==> flow/design.v <==
module ALU (A, B, ALU_Sel, ALU_Out, Carryout, Overflow);
parameter ADD  = 0;
parameter SUB  = 1;
parameter MUL_HIGH = 2;
parameter MUL_LOW = 3;
input [31:0] A;
input [31:0] B;
input [3:0] ALU_Sel;
output [31:0] ALU_Out;
output Carryout;
output Overflow;
reg[31:0] ALU_32Result;
reg[63:0] ALU_64Result;
always @(*)
begin
    ALU_32Result = 32'h00000000;
    ALU_64Result = 64'h0000000000000000;
    case(ALU_Sel)
        ADD:        ALU_32Result = A + B;
        SUB:        ALU_32Result = A - B;
        MUL_HIGH:	ALU_64Result = A * B;
        MUL_LOW:	ALU_64Result = A * B;
        default:
        begin
            ALU_32Result = 32'h00000000;
            ALU_64Result = 64'h0000000000000000;
        end
    endcase
end
assign ALU_Out = (ALU_Sel == MUL_LOW)? ALU_64Result[31:0]: (ALU_Sel == MUL_HIGH)? ALU_64Result[63:32]:ALU_32Result[31:0];
assign Carryout = 1'b0;
assign Overflow = 1'b0;
endmodule
module alu_top (
    input             clk,
    input      [31:0] A,
    input      [31:0] B,
    input      [3:0]  ALU_Sel,
    output reg [31:0] ALU_Out,
    output reg        Carryout,
    output reg        Overflow
);
reg [31:0] a_q, b_q;
reg [3:0]  sel_q;
wire [31:0] out_d;
wire        carry_d, ovf_d;
ALU u_alu (
    .A(a_q), .B(b_q), .ALU_Sel(sel_q),
    .ALU_Out(out_d), .Carryout(carry_d), .Overflow(ovf_d)
);
always @(posedge clk) begin
    a_q      <= A;
    b_q      <= B;
    sel_q    <= ALU_Sel;
    ALU_Out  <= out_d;
    Carryout <= carry_d;
    Overflow <= ovf_d;
end
endmodule
# From RTL to reports: alu_top

What the tools print for alu_top, step after step.
Line numbers count from 1 in the design file above.
Library cell names are shortened.
The mark - stands for no value.

Top module: alu_top
Clock: clk
Library: sky130hd
Timing corner: tt_025C_1v80

# Word-level counts

Source: Yosys, flattened and elaborated, memories not mapped. Widths are those after wreduce; folded enables and synchronous resets count as part of the registers. Registers that Yosys merges into a memory's read port (data or address) are not register bits. Print and check cells do not count. Equal cells are merged and count once.

Register bits: 100

Add/sub/neg operators: 2
Multipliers: 1
Equal/unequal tests: 3
Multiplexer cells: 3
Reductions and logical operators: 1

Operators with widths:

| kind                                         | number |
| multiplier 32 x 32 -> 64 bit                 | 1 |
| parallel mux 32 bit (select 2 bit)           | 1 |
| 2-to-1 mux 32 bit                            | 2 |
| adder 32 bit                                 | 1 |
| subtractor 32 bit                            | 1 |
| equality test 4 x 2 -> 1 bit with constant B | 2 |
| equality test 4 x 1 -> 1 bit with constant B | 1 |
| logical NOT 4 bit                            | 1 |

# Longest topological paths

Depth = most cells in a row (Yosys ltp): at word level without a register or memory, in the mapped netlist without a sequential cell, where the memories' decode and read muxes count.

Depth in word-level cells: 4
ABC_AREA: 0
Depth in mapped cells: 30
Gate-level depth less buffers: 27

# Netlist

Yosys stat after the flow's synthesis: flattened, memories mapped to cells. It holds for the ABC_AREA given above (unset counts as 0); a run with the other value may have another netlist.
Totals and module areas in this step are rounded.

Cell types:

| type     | number |
| fa_1     | 897 |
| ha_1     | 296 |
| and2_1   | 580 |
| inv_1    | 899 |
| dfxtp_1  | 100 |
| nand2_1  | 524 |
| clkbuf_1 | 254 |
| a21oi_1  | 115 |
| xnor2_1  | 58 |
| xor2_1   | 49 |
| o21ai_0  | 69 |
| a21o_1   | 45 |
| nor2_1   | 58 |
| a22oi_1  | 22 |
| nand4_1  | 25 |
| o21bai_1 | 18 |
| and3_1   | 18 |
| mux2i_1  | 11 |

Other cell types: 56; their cells: 219.

Mapped cells: 4257
Chip area (Yosys): 38300 sq um
Sequential area: 2000 sq um
Flip-flop cells: 100

By module: a second synthesis without flattening, with its own total; a netlist apart from the flattened one above.

Cell total of the unflattened synthesis: 4282
Area (unflattened synthesis): 38500 sq um

Each row is one instance without its submodules.

By module:

| module  | instances | cells | area (sq um) | sequential area (sq um) |
| ALU     | 1         | 4180  | 36400        | 0.0 |
| alu_top | 1         | 102   | 2040         | 2040 |

# Worst setup path after synthesis

Path of least setup slack by OpenSTA after synthesis, without wires, with an ideal clock, recovery checks aside; 20% of the period is set as input and as output delay. Where synthesis merged equal registers, the netlist keeps one of their names.

Path type: reg2reg
From: reg b_q[8]
To: reg ALU_Out[31]
Period: 9.0 ns
Library setup time: 0.134 ns
Arrival: 7.304 ns
Data required time: 8.866 ns
Slack: 1.562 ns
Path delay: 7.438 ns
Stages on the path: 28
Buffers on the path: 3
Synthesis period reached: 7.438 ns

"path delay" = arrival - input delay + setup time.
"stages on the path": output pins that drive a net of the path, with the launching flip-flop's if there is one; two outputs of one cell count as two.
"synthesis period reached" = period - worst setup slack (recovery checks aside). The figure is calculated, with input and output delays left at 20% of the set period.
Between the ends stands the longest chain of elaborated cells between them, by number of cells; it is not shown to be the way that was timed. Of several equally long chains one is given.
Each line given opens the expression or statement behind the cell; cells for indexed reads and writes are added by Yosys, which also makes memories of some case tables.

Cell sequence: dfxtp_1 > clkbuf_1 > buf_1 > nand2_1 > fa_1 > inv_1 > fa_1 > inv_1 > fa_1 > inv_1 > fa_1 > fa_1 > inv_1 > fa_1 > fa_1 > fa_1 > inv_1 > ha_1 > clkbuf_1 > a21oi_1 > o21ai_0 > a221oi_1 > o21ai_0 > a21oi_1 > o31ai_1 > a31o_2 > nor4b_1 > or4_1
Cells in the longest elaborated chain: 4
Elaborated cells on any way between the ends: 6

Ends and longest elaborated chain, post-synthesis:

| element                            | RTL line | source |
| start: declaration                 | 43       | `reg [31:0] a_q, b_q;` |
| start: assignment                  | 53       | `b_q      <= B;` |
| subtractor 32 bit                  | 20       | `SUB:        ALU_32Result = A - B;` |
| parallel mux 32 bit (select 2 bit) | 18       | `case(ALU_Sel)` |
| 2-to-1 mux 32 bit x2               | 30       | `assign ALU_Out = (ALU_Sel == MUL_LOW)? ALU_64Result[31:0]: (ALU_Sel == MUL_HIGH)? ALU_64Result[63:32]:ALU_32Re ...` |
| end: assignment                    | 55       | `ALU_Out  <= out_d;` |
| end: declaration                   | 39       | `output reg [31:0] ALU_Out,` |

# Worst path after layout

From the final timing report of flow run A: the path of least setup slack in the routed layout; clock arrival at registers is part of the times.

Path type: reg2reg
From: reg a_q[12]
To: reg ALU_Out[31]
Period: 5.58 ns
Library setup time: 0.12 ns
Arrival: 7.82 ns
Data required time: 5.88 ns
Slack: -1.94 ns
Stages on the path: 26
Buffers on the path: 5

Between the ends stands the longest chain of elaborated cells between them, by number of cells; it is not shown to be the way that was timed. Of several equally long chains one is given.

Cell sequence: dfxtp_2 > buf_12 > buf_4 > and2_1 > fa_1 > fa_1 > inv_2 > fa_1 > fa_1 > inv_1 > fa_1 > fa_1 > fa_2 > fa_1 > ha_4 > a21o_1 > buf_4 > nor2_2 > nor2_2 > a41oi_4 > buf_6 > o21bai_2 > xnor2_2 > buf_4 > o211ai_1 > or4_1
Cells in the longest elaborated chain: 4
Elaborated cells on any way between the ends: 6

Ends and longest elaborated chain, post-layout:

| element                            | RTL line | source |
| start: declaration                 | 43       | `reg [31:0] a_q, b_q;` |
| start: assignment                  | 52       | `a_q      <= A;` |
| subtractor 32 bit                  | 20       | `SUB:        ALU_32Result = A - B;` |
| parallel mux 32 bit (select 2 bit) | 18       | `case(ALU_Sel)` |
| 2-to-1 mux 32 bit x2               | 30       | `assign ALU_Out = (ALU_Sel == MUL_LOW)? ALU_64Result[31:0]: (ALU_Sel == MUL_HIGH)? ALU_64Result[63:32]:ALU_32Re ...` |
| end: assignment                    | 55       | `ALU_Out  <= out_d;` |
| end: declaration                   | 39       | `output reg [31:0] ALU_Out,` |

Data sheet: physical implementation of alu_top

Measured data: module alu_top, platform sky130hd, 2 stored runs of the flow under differing settings, order arbitrary. Input and output delays are each 20% of the period that was set; the output load is 0.01 pF.
"clock period reached" is the run's clock period less its worst setup slack. It is reckoned from that one timing run; input and output delays stay at 20% of the period that was set.
"allowed time less slack (worst setup path)": the worst setup path's part of the clock period (all of it between registers, 20% less for each end at a port) less its slack. A launch clock that arrives late makes it longer, a capture clock that arrives late makes it shorter.
The measured numbers are rounded.

## Flow run A

==> flow/run.sh <==
#!/bin/bash
# the make line also repeats the synthesis and layout settings of config.mk as NAME=value (left out here)
make -C /OpenROAD-flow-scripts/flow DESIGN_CONFIG=/design/flow/config.mk WORK_HOME=/design/flow/orfs CLKGATE_MAP_FILE= finish
==> flow/config.mk <==
export PLATFORM = sky130hd
export DESIGN_NAME = alu_top
export DESIGN_NICKNAME = alu_top
export VERILOG_FILES = /design/flow/design.v
export SDC_FILE = /design/flow/constraint.sdc
export NUM_CORES = 4
export LEC_CHECK = 0
export ABC_AREA = 0
export CAP_MARGIN = 25
export CORE_ASPECT_RATIO = 1.64
export CORE_MARGIN = 2
export CORE_UTILIZATION = 33
export CTS_CLUSTER_DIAMETER = 310
export CTS_CLUSTER_SIZE = 47
export GPL_TIMING_DRIVEN = 1
export PLACE_DENSITY_LB_ADDON = 0.2
export SLEW_MARGIN = 20
==> flow/constraint.sdc <==
create_clock -name core_clock -period 5.58 [get_ports {clk}]
set_input_delay 1.1160 -clock core_clock [delete_from_list [all_inputs] [get_ports {clk}]]
set_output_delay 1.1160 -clock core_clock [all_outputs]
set_load 0.01 [all_outputs]

| result of flow run A | value |
|---|---|
| allowed time less slack (worst setup path) | 7.52 ns |
| worst setup path type | reg2reg |
| standard-cell area after routing | 48500 sq um |
| clock period reached | 7.519 ns |
| setup slack of the worst path | -1.94 ns |
| utilization | 42.0% |
| synthesis area | 38300 sq um |
| die outline area | 119000 sq um |
| total negative setup slack | -55.2 ns |

## Flow run B

==> flow/run.sh <==
#!/bin/bash
# the make line also repeats the synthesis and layout settings of config.mk as NAME=value (left out here)
make -C /OpenROAD-flow-scripts/flow DESIGN_CONFIG=/design/flow/config.mk WORK_HOME=/design/flow/orfs CLKGATE_MAP_FILE= finish
==> flow/config.mk <==
export PLATFORM = sky130hd
export DESIGN_NAME = alu_top
export DESIGN_NICKNAME = alu_top
export VERILOG_FILES = /design/flow/design.v
export SDC_FILE = /design/flow/constraint.sdc
export NUM_CORES = 4
export LEC_CHECK = 0
export CAP_MARGIN = 20
export CORE_MARGIN = 2
export CORE_UTILIZATION = 33
export SLEW_MARGIN = 20
==> flow/constraint.sdc <==
create_clock -name core_clock -period 8.62 [get_ports {clk}]
set_input_delay 1.7240 -clock core_clock [delete_from_list [all_inputs] [get_ports {clk}]]
set_output_delay 1.7240 -clock core_clock [all_outputs]
set_load 0.01 [all_outputs]

| result of flow run B | value |
|---|---|
| utilization | 36.2% |
| standard-cell area after routing | 41500 sq um |
| setup slack of the worst path | 0.217 ns |
| clock period reached | 8.403 ns |
| allowed time less slack (worst setup path) | 8.40 ns |
| worst setup path type | reg2reg |
| die outline area | 119000 sq um |
| synthesis area | 38300 sq um |
| total negative setup slack | 0.000 ns |
